==> flow/design.v <==
`timescale 1ns / 1ps
module IDP_encoder_42(   
    input wire[29 - 1 : 0] datain,     
    input wire clock,
    output reg[41:0] codeout     
    );
    reg [3:0] code_reg;
    wire [41 - 4 : 0] code_wire;     
    reg [27 - 1 : 0] r_msb;    
    always @(datain) begin       
        if(datain < 102334155) begin   
            code_reg[3:0] = 4'b0000;
            r_msb = datain; 
        end
        else if( (datain >= 102334155) && (datain < 165580141) ) begin
            code_reg[3:0] = 4'b0001;
            r_msb = datain - 63245986; 
        end
        else if( (datain >= 165580141) && (datain < 267914296) ) begin
            code_reg[3:0] = 4'b1000;
            r_msb = datain - 165580141; 
        end
        else if( (datain >= 267914296) && (datain < (165580141 * 2)) ) begin
            code_reg[3:0] = 4'b1001;
            r_msb = datain - 63245986 - 165580141; 
        end
        else if( (datain >= (165580141 * 2)) && (datain < 433494437) ) begin
            code_reg[3:0] = 4'b0011;
            r_msb = datain - 63245986 - 267914296; 
        end
        else if( (datain >= 433494437) && (datain < (267914296 * 2)) ) begin
            code_reg[3:0] = 4'b1100;
            r_msb = datain - 267914296 - 165580141; 
        end
        else if( (datain >= (267914296 * 2)) && (datain < (267914296 * 2 + 63245986)) ) begin
            code_reg[3:0] = 4'b0110;
            r_msb = datain - (267914296 * 2); 
        end
        else if( (datain >= (267914296 * 2 + 63245986)) && (datain < 701408733) ) begin
            code_reg[3:0] = 4'b0111;
            r_msb = datain - (267914296 * 2) - 63245986; 
        end
        else if( (datain >= 701408733) && (datain < (701408733 + 63245986)) ) begin
            code_reg[3:0] = 4'b1110;
            r_msb = datain - (267914296 * 2) - 165580141; 
        end
        else begin
            code_reg[3:0] = 4'b1111;
            r_msb = datain - (267914296 * 2) - 165580141 - 63245986; 
        end
    end
    wire [26 - 1 : 0] r37;
    wire [26 - 1 : 0] r36;
    wire [25 - 1 : 0] r35;
    wire [24 - 1 : 0] r34;
    wire [24 - 1 : 0] r33;
    wire [23 - 1 : 0] r32;
    wire [22 - 1 : 0] r31;
    wire [22 - 1 : 0] r30;
    wire [21 - 1 : 0] r29;
    wire [20 - 1 : 0] r28;
    wire [19 - 1 : 0] r27;
    wire [19 - 1 : 0] r26;
    wire [18 - 1 : 0] r25;
    wire [17 - 1 : 0] r24;
    wire [17 - 1 : 0] r23;
    wire [16 - 1 : 0] r22;
    wire [15 - 1 : 0] r21;
    wire [15 - 1 : 0] r20;
    wire [14 - 1 : 0] r19;
    wire [13 - 1 : 0] r18;
    wire [13 - 1 : 0] r17;
    wire [12 - 1 : 0] r16;
    wire [11 - 1 : 0] r15;
    wire [10 - 1 : 0] r14;
    wire [10 - 1 : 0] r13;
    wire [9 - 1 : 0] r12;
    wire [8 - 1 : 0] r11;
    wire [8 - 1 : 0] r10;
    wire [7 - 1 : 0] r09;
    wire [6 - 1 : 0] r08;
    wire [6 - 1 : 0] r07;
    wire [5 - 1 : 0] r06;
    wire [4 - 1 : 0] r05;
    wire [3 - 1 : 0] r04;
    wire [3 - 1 : 0] r03;
    wire [2 - 1 : 0] r02;
    wire [1 - 1 : 0] r01;
    assign r37 = (code_wire[37] == 0) ? (r_msb) : (r_msb - 39088169);
    assign r36 = (code_wire[36] == 0) ? (r37) : (r37 - 24157817);
    assign r35 = (code_wire[35] == 0) ? (r36) : (r36 - 14930352);
    assign r34 = (code_wire[34] == 0) ? (r35) : (r35 - 9227465);
    assign r33 = (code_wire[33] == 0) ? (r34) : (r34 - 5702887);
    assign r32 = (code_wire[32] == 0) ? (r33) : (r33 - 3524578);
    assign r31 = (code_wire[31] == 0) ? (r32) : (r32 - 2178309);
    assign r30 = (code_wire[30] == 0) ? (r31) : (r31 - 1346269);
    assign r29 = (code_wire[29] == 0) ? (r30) : (r30 - 832040);
    assign r28 = (code_wire[28] == 0) ? (r29) : (r29 - 514229);
    assign r27 = (code_wire[27] == 0) ? (r28) : (r28 - 317811);
    assign r26 = (code_wire[26] == 0) ? (r27) : (r27 - 196418);
    assign r25 = (code_wire[25] == 0) ? (r26) : (r26 - 121393);
    assign r24 = (code_wire[24] == 0) ? (r25) : (r25 - 75025);
    assign r23 = (code_wire[23] == 0) ? (r24) : (r24 - 46368);
    assign r22 = (code_wire[22] == 0) ? (r23) : (r23 - 28657);
    assign r21 = (code_wire[21] == 0) ? (r22) : (r22 - 17711);
    assign r20 = (code_wire[20] == 0) ? (r21) : (r21 - 10946);
    assign r19 = (code_wire[19] == 0) ? (r20) : (r20 - 6765);
    assign r18 = (code_wire[18] == 0) ? (r19) : (r19 - 4181);
    assign r17 = (code_wire[17] == 0) ? (r18) : (r18 - 2584);
    assign r16 = (code_wire[16] == 0) ? (r17) : (r17 - 1597);
    assign r15 = (code_wire[15] == 0) ? (r16) : (r16 - 987);
    assign r14 = (code_wire[14] == 0) ? (r15) : (r15 - 610);
    assign r13 = (code_wire[13] == 0) ? (r14) : (r14 - 377);
    assign r12 = (code_wire[12] == 0) ? (r13) : (r13 - 233);
    assign r11 = (code_wire[11] == 0) ? (r12) : (r12 - 144);
    assign r10 = (code_wire[10] == 0) ? (r11) : (r11 - 89);
    assign r09 = (code_wire[09] == 0) ? (r10) : (r10 - 55);
    assign r08 = (code_wire[08] == 0) ? (r09) : (r09 - 34);
    assign r07 = (code_wire[07] == 0) ? (r08) : (r08 - 21);
    assign r06 = (code_wire[06] == 0) ? (r07) : (r07 - 13);
    assign r05 = (code_wire[05] == 0) ? (r06) : (r06 - 8);
    assign r04 = (code_wire[04] == 0) ? (r05) : (r05 - 5);
    assign r03 = (code_wire[03] == 0) ? (r04) : (r04 - 3);
    assign r02 = (code_wire[02] == 0) ? (r03) : (r03 - 2);
    assign r01 = (code_wire[01] == 0) ? (r02) : (r02 - 1);
    assign code_wire[37] = (r_msb < 39088169) ? (0) : ( (r_msb >= 63245986) ? (1) : (code_reg[0]) );
    assign code_wire[36] = (r37 < 24157817) ? (0) : ( (r37 >= 39088169) ? (1) : (code_wire[37]) );
    assign code_wire[35] = (r36 < 14930352) ? (0) : ( (r36 >= 24157817) ? (1) : (code_wire[36]) );
    assign code_wire[34] = (r35 < 9227465) ? (0) : ( (r35 >= 14930352) ? (1) : (code_wire[35]) );
    assign code_wire[33] = (r34 < 5702887) ? (0) : ( (r34 >= 9227465) ? (1) : (code_wire[34]) );
    assign code_wire[32] = (r33 < 3524578) ? (0) : ( (r33 >= 5702887) ? (1) : (code_wire[33]) );
    assign code_wire[31] = (r32 < 2178309) ? (0) : ( (r32 >= 3524578) ? (1) : (code_wire[32]) );
    assign code_wire[30] = (r31 < 1346269) ? (0) : ( (r31 >= 2178309) ? (1) : (code_wire[31]) );
    assign code_wire[29] = (r30 < 832040) ? (0) : ( (r30 >= 1346269) ? (1) : (code_wire[30]) );
    assign code_wire[28] = (r29 < 514229) ? (0) : ( (r29 >= 832040) ? (1) : (code_wire[29]) );
    assign code_wire[27] = (r28 < 317811) ? (0) : ( (r28 >= 514229) ? (1) : (code_wire[28]) );
    assign code_wire[26] = (r27 < 196418) ? (0) : ( (r27 >= 317811) ? (1) : (code_wire[27]) );
    assign code_wire[25] = (r26 < 121393) ? (0) : ( (r26 >= 196418) ? (1) : (code_wire[26]) );
    assign code_wire[24] = (r25 < 75025) ? (0) : ( (r25 >= 121393) ? (1) : (code_wire[25]) );
    assign code_wire[23] = (r24 < 46368) ? (0) : ( (r24 >= 75025) ? (1) : (code_wire[24]) );
    assign code_wire[22] = (r23 < 28657) ? (0) : ( (r23 >= 46368) ? (1) : (code_wire[23]) );
    assign code_wire[21] = (r22 < 17711) ? (0) : ( (r22 >= 28657) ? (1) : (code_wire[22]) );
    assign code_wire[20] = (r21 < 10946) ? (0) : ( (r21 >= 17711) ? (1) : (code_wire[21]) );
    assign code_wire[19] = (r20 < 6765) ? (0) : ( (r20 >= 10946) ? (1) : (code_wire[20]) );
    assign code_wire[18] = (r19 < 4181) ? (0) : ( (r19 >= 6765) ? (1) : (code_wire[19]) );
    assign code_wire[17] = (r18 < 2584) ? (0) : ( (r18 >= 4181) ? (1) : (code_wire[18]) );
    assign code_wire[16] = (r17 < 1597) ? (0) : ( (r17 >= 2584) ? (1) : (code_wire[17]) );
    assign code_wire[15] = (r16 < 987) ? (0) : ( (r16 >= 1597) ? (1) : (code_wire[16]) );
    assign code_wire[14] = (r15 < 610) ? (0) : ( (r15 >= 987) ? (1) : (code_wire[15]) );
    assign code_wire[13] = (r14 < 377) ? (0) : ( (r14 >= 610) ? (1) : (code_wire[14]) );
    assign code_wire[12] = (r13 < 233) ? (0) : ( (r13 >= 377) ? (1) : (code_wire[13]) );
    assign code_wire[11] = (r12 < 144) ? (0) : ( (r12 >= 233) ? (1) : (code_wire[12]) );
    assign code_wire[10] = (r11 < 89) ? (0) : ( (r11 >= 144) ? (1) : (code_wire[11]) );
    assign code_wire[9] = (r10 < 55) ? (0) : ( (r10 >= 89) ? (1) : (code_wire[10]) );
    assign code_wire[8] = (r09 < 34) ? (0) : ( (r09 >= 55) ? (1) : (code_wire[9]) );
    assign code_wire[7] = (r08 < 21) ? (0) : ( (r08 >= 34) ? (1) : (code_wire[8]) );
    assign code_wire[6] = (r07 < 13) ? (0) : ( (r07 >= 21) ? (1) : (code_wire[7]) );
    assign code_wire[5] = (r06 < 8) ? (0) : ( (r06 >= 13) ? (1) : (code_wire[6]) );
    assign code_wire[4] = (r05 < 5) ? (0) : ( (r05 >= 8) ? (1) : (code_wire[5]) );
    assign code_wire[3] = (r04 < 3) ? (0) : ( (r04 >= 5) ? (1) : (code_wire[4]) );
    assign code_wire[2] = (r03 < 2) ? (0) : ( (r03 >= 3) ? (1) : (code_wire[3]) );
    assign code_wire[1] = (r02 < 1) ? (0) : ( (r02 >= 2) ? (1) : (code_wire[2]) );
    assign code_wire[0] = r01;
    always @(posedge clock) begin
        codeout[41 - 4 : 0] <= code_wire;
        codeout[41 : 41 - 3] <= code_reg;
    end
endmodule
# --- Step by step through the tools: IDP_encoder_42 ---
# What the tools print for IDP_encoder_42, step after step.
# Lines are those of the file above, counted from 1.
# Operators carry their Yosys type and port widths (W data, S select, Z words).
# Cell names lack the library's common part.
design:
  design: "IDP_encoder_42"
  clock_port: "clock"
  library: "sky130hd"
  pvt_corner: "tt_025C_1v80"

# --- Elaborated design ---
# Source: Yosys, flattened and elaborated, memories not mapped. Widths are those after wreduce; folded enables and synchronous resets count as part of the registers. Registers that Yosys merges into a memory's read port (data or address) are not register bits. Print and check cells do not count. Equal cells are merged and count once.
classes:
  n_addsub: 47
  n_mul: 0
  div_mod_pow: 0
  compare: 91
  equal: 0
  shifts: 0
  mux: 129
  bitwise: 0
  reduce_and_logical: 8
op_table:
  columns: ["cell", "n"]
  rows:
  - ["$mux W27", 9]
  - ["$sub A27 B26 Y27 const B", 4]
  - ["$lt A29 B30 Y1 const B", 3]
  - ["$ge A29 B29 Y1 const B", 3]
  - ["$lt A29 B29 Y1 const B", 3]
  - ["$sub A27 B27 Y27 const B", 3]
  - ["$mux W1", 77]
  - ["$ge A29 B30 Y1 const B", 2]
  - ["$ge A29 B28 Y1 const B", 2]
  - ["$lt A29 B28 Y1 const B", 2]
  - ["$sub A27 B25 Y27 const B", 2]
  - ["$mux W26", 2]
  - ["$mux W24", 2]
  - ["$mux W22", 2]
  - ["$mux W19", 2]
  - ["$mux W17", 2]
  - ["$mux W4", 8]
  - ["$mux W15", 2]
  - ["$ge A29 B27 Y1 const B", 1]
  - ["$lt A29 B27 Y1 const B", 1]
  - ["$sub A27 B20 Y27 const B", 1]
  - ["$ge A27 B26 Y1 const B", 1]
  - ["$lt A27 B26 Y1 const B", 1]
  - ["$lt A26 B24 Y1 const B", 1]
  - ["$sub A26 B25 Y26 const B", 1]
  - ["$ge A26 B25 Y1 const B", 1]
  - ["$lt A26 B25 Y1 const B", 1]
  - ["$sub A26 B26 Y26 const B", 1]
# Other operator kinds: 122; their cells: 135.
bits:
  register_bits: 42
  latch_bits: 0
  ramBits: 0
  mem_bits_ro: 0
  clocked_rd_ports_x_width: 0
  mem_count: 0
  inputBits: 30
  out_inout_bits: 42
  elab_cells: 277

# --- Longest topological paths ---
# Longest topological path by Yosys (ltp), each cell counted once; first at word level (registers and memories cut), then after technology mapping (sequential cells cut; the memories' decode and read muxes count).
depth:
  depth_word: 160
  ABC_AREA: 1
  depth_mapped: 432
  ltp_nobuf: 417

# --- Synthesis result ---
# Yosys stat after the flow's synthesis: flattened, memories mapped to cells. It holds for the ABC_AREA given above (unset counts as 0); a run with the other value may have another netlist.
types:
  columns: ["cell_type", "n", "area_total_um2"]
  rows:
  - ["nand2_1", 2039, 7653.59]
  - ["nand2_2", 640, 4003.84]
  - ["nand3_1", 732, 3.66E+03]
  - ["nand2_4", 239, 2.69E+03]
  - ["nor2_1", 622, 2.33E+03]
  - ["inv_1", 615, 2.31E+03]
  - ["xor2_1", 165, 1.45E+03]
  - ["nand3_2", 140, 1.4E+03]
  - ["nand4_1", 188, 1.18E+03]
  - ["ha_1", 90, 1126.08]
  - ["nor2_2", 141, 882.096]
  - ["dfxtp_1", 42, 840.806]
  - ["inv_2", 205, 769.488]
  - ["a21oi_1", 142, 710.682]
  - ["buf_6", 56, 630.605]
  - ["o21ai_0", 119, 595.571]
  - ["buf_8", 30, 450.432]
  - ["nor2_4", 37, 416.65]
# Not listed: further types 65, cells in them 552.
synth_totals:
  mapped_cells: 6794
  area_mm2: 0.0381053
  seqArea_mm2: 0.0008408
  ff_cells: 42
  buffers: 157

# --- Path before layout ---
# Source: OpenSTA report_checks on the synthesized netlist (no wires, ideal clock, input and output delay 20% of the period each), path of least setup slack; recovery checks are left aside. Register names are those of the netlist, which keeps one name where synthesis merged equal registers.
synth_path:
  path_kind: "input to register"
  start: "input port datain[2]"
  end: "register codeout[0]"
  tclk_ns: 70.0
  in_delay_ns: 14.000
  setup_time_ns: 0.058
  launch_ns: 14.000
  arrival_time_ns: 51.939
  required_ns: 69.942
  setup_slack_ns: 18.003
  delay_ns: 37.997
  driving_pins: 392
  path_buffers: 26
  synth_period_reached_ns: 51.997
# "delay_ns" = arrival - input delay + setup time.
# "driving_pins" counts driving pins, that of a launching flip-flop among them; a cell with two outputs on the path counts twice.
# "synth_period_reached_ns" is the clock period less the worst setup slack; recovery checks do not enter. This is arithmetic on one report: input and output delays are still those of the set period (20% each).
# Between the ends stands the longest chain of elaborated cells between them, by number of cells; it is not shown to be the way that was timed. Of several equally long chains one is given.
# Each line given opens the expression or statement behind the cell; cells for indexed reads and writes are added by Yosys, which also makes memories of some case tables.
synth_via:
  cell_sequence: "buf_4 > inv_1 > ha_1 > xor2_4 > nand2_1 > a21oi_1 > nand2_2 > nand2_2 > nand2_2 > nand2_2 > nand2_2 > nand2_2 > nand2_1 > nand2_2 > nand2_2 > o21ai_2 > xor2_1 > nand2_1 > [... 356 more ...] > nand2_1 > nand2_2 > nand3_2 > nand2_2 > nand2_2 > nand2_2 > inv_2 > ha_1 > inv_1 > nand3_1 > nand2_1 > nand2_2 > nand2_2 > nand2_1 > nand2_1 > nand3_1 > or2_0 > nand2_1"
  elab_chain_cells: 160
  cells_between: 275
  classes_between: "add/sub (47); compare (91); mux (129); reduce/logical (8)"
synth_lines:
  columns: ["element", "line", "rtl"]
  rows:
  - ["start: declaration", 3, "input wire[29 - 1 : 0] datain,"]
  - ["$sub A27 B27 Y27", 49, "r_msb = datain - (267914296 * 2) - 165580141 - 63245986;"]
  - ["$sub A27 B26 Y27", 49, null]
  - ["$sub A27 B27 Y27", 49, null]
  - ["$mux W27", 43, "else if( (datain >= 701408733) && (datain < (701408733 + 63245986)) ) begin"]
  - ["$mux W27", 39, "else if( (datain >= (267914296 * 2 + 63245986)) && (datain < 701408733) ) begin"]
  - ["$mux W27", 35, "else if( (datain >= (267914296 * 2)) && (datain < (267914296 * 2 + 63245986)) ) begin"]
  - ["$mux W27", 31, "else if( (datain >= 433494437) && (datain < (267914296 * 2)) ) begin"]
  - ["[... 144 more ...]", null, null]
  - ["$mux W3", 123, "assign r03 = (code_wire[03] == 0) ? (r04) : (r04 - 3);"]
  - ["$ge A3 B2 Y1", 161, "assign code_wire[2] = (r03 < 2) ? (0) : ( (r03 >= 3) ? (1) : (code_wire[3]) );"]
  - ["$mux W1 x2", 161, null]
  - ["$mux W2", 124, "assign r02 = (code_wire[02] == 0) ? (r03) : (r03 - 2);"]
  - ["$ge A2 B2 Y1", 162, "assign code_wire[1] = (r02 < 1) ? (0) : ( (r02 >= 2) ? (1) : (code_wire[2]) );"]
  - ["$mux W1 x2", 162, null]
  - ["$mux W1", 125, "assign r01 = (code_wire[01] == 0) ? (r02) : (r02 - 1);"]
  - ["end: assignment", 165, "codeout[41 - 4 : 0] <= code_wire;"]
  - ["end: declaration", 5, "output reg[41:0] codeout"]
# Nets of the timed path that keep an RTL name, with a line that drives or declares them; the list need not be complete.
synth_nets:
  columns: ["signal", "line", "rtl"]
  rows:
  - ["code_wire[37]", 126, "assign code_wire[37] = (r_msb < 39088169) ? (0) : ( (r_msb >= 63245986) ? (1) : (code_reg[0]) );"]
  - ["code_wire[24]", 139, "assign code_wire[24] = (r25 < 75025) ? (0) : ( (r25 >= 121393) ? (1) : (code_wire[25]) );"]
  - ["code_wire[21]", 142, "assign code_wire[21] = (r22 < 17711) ? (0) : ( (r22 >= 28657) ? (1) : (code_wire[22]) );"]
  - ["code_wire[18]", 145, "assign code_wire[18] = (r19 < 4181) ? (0) : ( (r19 >= 6765) ? (1) : (code_wire[19]) );"]
  - ["code_wire[17]", 146, "assign code_wire[17] = (r18 < 2584) ? (0) : ( (r18 >= 4181) ? (1) : (code_wire[18]) );"]

# --- Path in the finished layout ---
# From the final timing report of run 2: the path of least setup slack in the routed layout; clock arrival at registers is part of the times.
layout_path:
  path_kind: "input to register"
  start: "input port datain[22]"
  end: "register codeout[0]"
  tclk_ns: 83.5
  in_delay_ns: 16.70
  setup_time_ns: 0.05
  launch_ns: 16.70
  arrival_time_ns: 64.78
  required_ns: 83.82
  setup_slack_ns: 19.04
  driving_pins: 384
  path_buffers: 27
# Between the ends stands the longest chain of elaborated cells between them, by number of cells; it is not shown to be the way that was timed. Of several equally long chains one is given.
layout_via:
  cell_sequence: "clkdlybuf4s50_1 > nand2_1 > inv_1 > nand2_2 > nor2_1 > o31ai_1 > nand2_1 > inv_1 > nand3_2 > nand2_8 > nand2_4 > a21oi_4 > xor2_4 > ha_1 > inv_1 > nor2_1 > nand2_1 > nor2_1 > [... 348 more ...] > nand2_1 > nand2_2 > nand3_2 > nand2_2 > nand2_1 > nand2_2 > inv_2 > ha_1 > inv_1 > nand3_1 > nand2_1 > nand2_2 > nand2_2 > nand2_1 > nand2_1 > nand3_1 > or2_0 > nand2_1"
  elab_chain_cells: 160
  cells_between: 275
  classes_between: "add/sub (47); compare (91); mux (129); reduce/logical (8)"
layout_lines:
  columns: ["element", "line", "rtl"]
  rows:
  - ["start: declaration", 3, "input wire[29 - 1 : 0] datain,"]
  - ["$sub A27 B27 Y27", 49, "r_msb = datain - (267914296 * 2) - 165580141 - 63245986;"]
  - ["$sub A27 B26 Y27", 49, null]
  - ["$sub A27 B27 Y27", 49, null]
  - ["$mux W27", 43, "else if( (datain >= 701408733) && (datain < (701408733 + 63245986)) ) begin"]
  - ["$mux W27", 39, "else if( (datain >= (267914296 * 2 + 63245986)) && (datain < 701408733) ) begin"]
  - ["$mux W27", 35, "else if( (datain >= (267914296 * 2)) && (datain < (267914296 * 2 + 63245986)) ) begin"]
  - ["$mux W27", 31, "else if( (datain >= 433494437) && (datain < (267914296 * 2)) ) begin"]
  - ["[... 144 more ...]", null, null]
  - ["$mux W3", 123, "assign r03 = (code_wire[03] == 0) ? (r04) : (r04 - 3);"]
  - ["$ge A3 B2 Y1", 161, "assign code_wire[2] = (r03 < 2) ? (0) : ( (r03 >= 3) ? (1) : (code_wire[3]) );"]
  - ["$mux W1 x2", 161, null]
  - ["$mux W2", 124, "assign r02 = (code_wire[02] == 0) ? (r03) : (r03 - 2);"]
  - ["$ge A2 B2 Y1", 162, "assign code_wire[1] = (r02 < 1) ? (0) : ( (r02 >= 2) ? (1) : (code_wire[2]) );"]
  - ["$mux W1 x2", 162, null]
  - ["$mux W1", 125, "assign r01 = (code_wire[01] == 0) ? (r02) : (r02 - 1);"]
  - ["end: assignment", 165, "codeout[41 - 4 : 0] <= code_wire;"]
  - ["end: declaration", 5, "output reg[41:0] codeout"]
# Nets of the timed path that keep an RTL name, with a line that drives or declares them; the list need not be complete.
layout_nets:
  columns: ["signal", "line", "rtl"]
  rows:
  - ["code_wire[37]", 126, "assign code_wire[37] = (r_msb < 39088169) ? (0) : ( (r_msb >= 63245986) ? (1) : (code_reg[0]) );"]
  - ["code_wire[36]", 127, "assign code_wire[36] = (r37 < 24157817) ? (0) : ( (r37 >= 39088169) ? (1) : (code_wire[37]) );"]
  - ["code_wire[21]", 142, "assign code_wire[21] = (r22 < 17711) ? (0) : ( (r22 >= 28657) ? (1) : (code_wire[22]) );"]
  - ["code_wire[18]", 145, "assign code_wire[18] = (r19 < 4181) ? (0) : ( (r19 >= 6765) ? (1) : (code_wire[19]) );"]
  - ["code_wire[13]", 150, "assign code_wire[13] = (r14 < 377) ? (0) : ( (r14 >= 610) ? (1) : (code_wire[14]) );"]

# Module IDP_encoder_42, platform sky130hd: 6 stored runs of the flow (Yosys, OpenROAD) with differing settings, in no particular order. Input and output delays are each 20% of the period that was set; the output load is 0.01 pF.
# By "period_reached_ns" is meant the clock period of the run minus its worst setup slack. This is arithmetic on one report: input and output delays are still those of the set period (20% each).
# "worst_setup_path_time_ns" means the part of the period allowed to the worst setup path (the constraints hold back 20% at inputs and 20% at outputs) less its slack; where the path has registers, the arrival times of their clocks count too.
runs:
  - name: "run 1"
    settings:
      CELL_PAD_IN_SITES_GLOBAL_PLACEMENT: 2
      CORE_ASPECT_RATIO: 1.62
      CORE_UTILIZATION: 64
      CTS_CLUSTER_DIAMETER: 60
      CTS_CLUSTER_SIZE: 31
      GPL_TIMING_DRIVEN: 1
      MAX_ROUTING_LAYER: "met5"
      PLACE_DENSITY_LB_ADDON: 0.11
      SETUP_SLACK_MARGIN: 3.28
      SLEW_MARGIN: 40
      TNS_END_PERCENT: 40
      period_ns: 96.9
      CAP_MARGIN: 20
      CORE_MARGIN: 2
    outcome: "not finished: placement ended with error FLW-0024"
  - name: "run 2"
    settings:
      ABC_AREA: 1
      CAP_MARGIN: 30
      CORE_MARGIN: 9
      CORE_UTILIZATION: 21
      CTS_CLUSTER_DIAMETER: 60
      CTS_CLUSTER_SIZE: 10
      GPL_ROUTABILITY_DRIVEN: 0
      GPL_TIMING_DRIVEN: 0
      MIN_ROUTING_LAYER: "met2"
      SLEW_MARGIN: 40
      period_ns: 83.5
    results:
      util_pct: 23.3
      setup_tns_ns: 0.000
      finalCellArea_mm2: 0.0418301
      ws_hold_ns: 17.040
      worst_setup_path_time_ns: 47.76
      worst_setup_path_type: "input to register"
      yosys.chip_area_mm2: 0.0381053
      setup_ws_ns: 19.038
      period_reached_ns: 64.462
      design_die_area_mm2: 0.197114
  - name: "run 3"
    settings:
      ABC_AREA: 1
      CAP_MARGIN: 0
      CELL_PAD_IN_SITES_DETAIL_PLACEMENT: 0
      CELL_PAD_IN_SITES_GLOBAL_PLACEMENT: 3
      CORE_ASPECT_RATIO: 1.4
      CORE_MARGIN: 10
      CORE_UTILIZATION: 30
      CTS_CLUSTER_DIAMETER: 60
      CTS_CLUSTER_SIZE: 39
      GPL_ROUTABILITY_DRIVEN: 1
      GPL_TIMING_DRIVEN: 1
      HOLD_SLACK_MARGIN: -0.02
      MAX_ROUTING_LAYER: "met5"
      MIN_ROUTING_LAYER: "met1"
      SETUP_SLACK_MARGIN: -2.0
      SLEW_MARGIN: 20
      TNS_END_PERCENT: 30
      period_ns: 43.1
    results:
      util_pct: 48.3
      setup_tns_ns: -15.947
      finalCellArea_mm2: 0.0608734
      ws_hold_ns: 9.247
      worst_setup_path_time_ns: 37.33
      worst_setup_path_type: "input to register"
      yosys.chip_area_mm2: 0.0381053
      setup_ws_ns: -2.851
      period_reached_ns: 45.951
      design_die_area_mm2: 0.141877
  - name: "run 4"
    settings:
      ABC_AREA: 1
      CAP_MARGIN: 0
      CELL_PAD_IN_SITES_GLOBAL_PLACEMENT: 3
      CORE_MARGIN: 6
      CORE_UTILIZATION: 19
      CTS_CLUSTER_DIAMETER: 60
      CTS_CLUSTER_SIZE: 10
      GPL_ROUTABILITY_DRIVEN: 1
      GPL_TIMING_DRIVEN: 0
      HOLD_SLACK_MARGIN: -0.02
      MAX_ROUTING_LAYER: "met5"
      MIN_ROUTING_LAYER: "met2"
      SETUP_SLACK_MARGIN: -2.0
      SLEW_MARGIN: 25
      TNS_END_PERCENT: 30
      period_ns: 43.1
    results:
      util_pct: 26.5
      setup_tns_ns: -41.175
      finalCellArea_mm2: 0.0525379
      ws_hold_ns: 9.005
      worst_setup_path_time_ns: 40.14
      worst_setup_path_type: "input to register"
      yosys.chip_area_mm2: 0.0381053
      setup_ws_ns: -5.662
      period_reached_ns: 48.762
      design_die_area_mm2: 0.211444
  - name: "run 5"
    settings:
      ABC_AREA: 1
      CAP_MARGIN: 0
      CELL_PAD_IN_SITES_DETAIL_PLACEMENT: 2
      CELL_PAD_IN_SITES_GLOBAL_PLACEMENT: 3
      CORE_MARGIN: 10
      CORE_UTILIZATION: 19
      CTS_CLUSTER_DIAMETER: 60
      CTS_CLUSTER_SIZE: 10
      GPL_ROUTABILITY_DRIVEN: 1
      GPL_TIMING_DRIVEN: 0
      HOLD_SLACK_MARGIN: -0.02
      MAX_ROUTING_LAYER: "met5"
      MIN_ROUTING_LAYER: "met1"
      SETUP_SLACK_MARGIN: -2.0
      SLEW_MARGIN: 25
      TNS_END_PERCENT: 30
      period_ns: 43.1
    results:
      util_pct: 29.6
      setup_tns_ns: -38.798
      finalCellArea_mm2: 0.0591067
      ws_hold_ns: 8.981
      worst_setup_path_time_ns: 39.94
      worst_setup_path_type: "input to register"
      yosys.chip_area_mm2: 0.0381053
      setup_ws_ns: -5.461
      period_reached_ns: 48.561
      design_die_area_mm2: 0.218865
  - name: "run 6"
    settings:
      CAP_MARGIN: 30
      CELL_PAD_IN_SITES_GLOBAL_PLACEMENT: 2
      CORE_UTILIZATION: 40
      CTS_CLUSTER_DIAMETER: 180
      CTS_CLUSTER_SIZE: 16
      GPL_ROUTABILITY_DRIVEN: 0
      HOLD_SLACK_MARGIN: 0.11
      MAX_ROUTING_LAYER: "met5"
      TNS_END_PERCENT: 35
      period_ns: 53.9
      CORE_MARGIN: 2
      SLEW_MARGIN: 20
    results:
      util_pct: 66.9
      setup_tns_ns: -32.931
      finalCellArea_mm2: 0.0718239
      ws_hold_ns: 11.606
      worst_setup_path_time_ns: 48.06
      worst_setup_path_type: "input to register"
      yosys.chip_area_mm2: 0.0434692
      setup_ws_ns: -4.936
      period_reached_ns: 58.836
      design_die_area_mm2: 0.111326
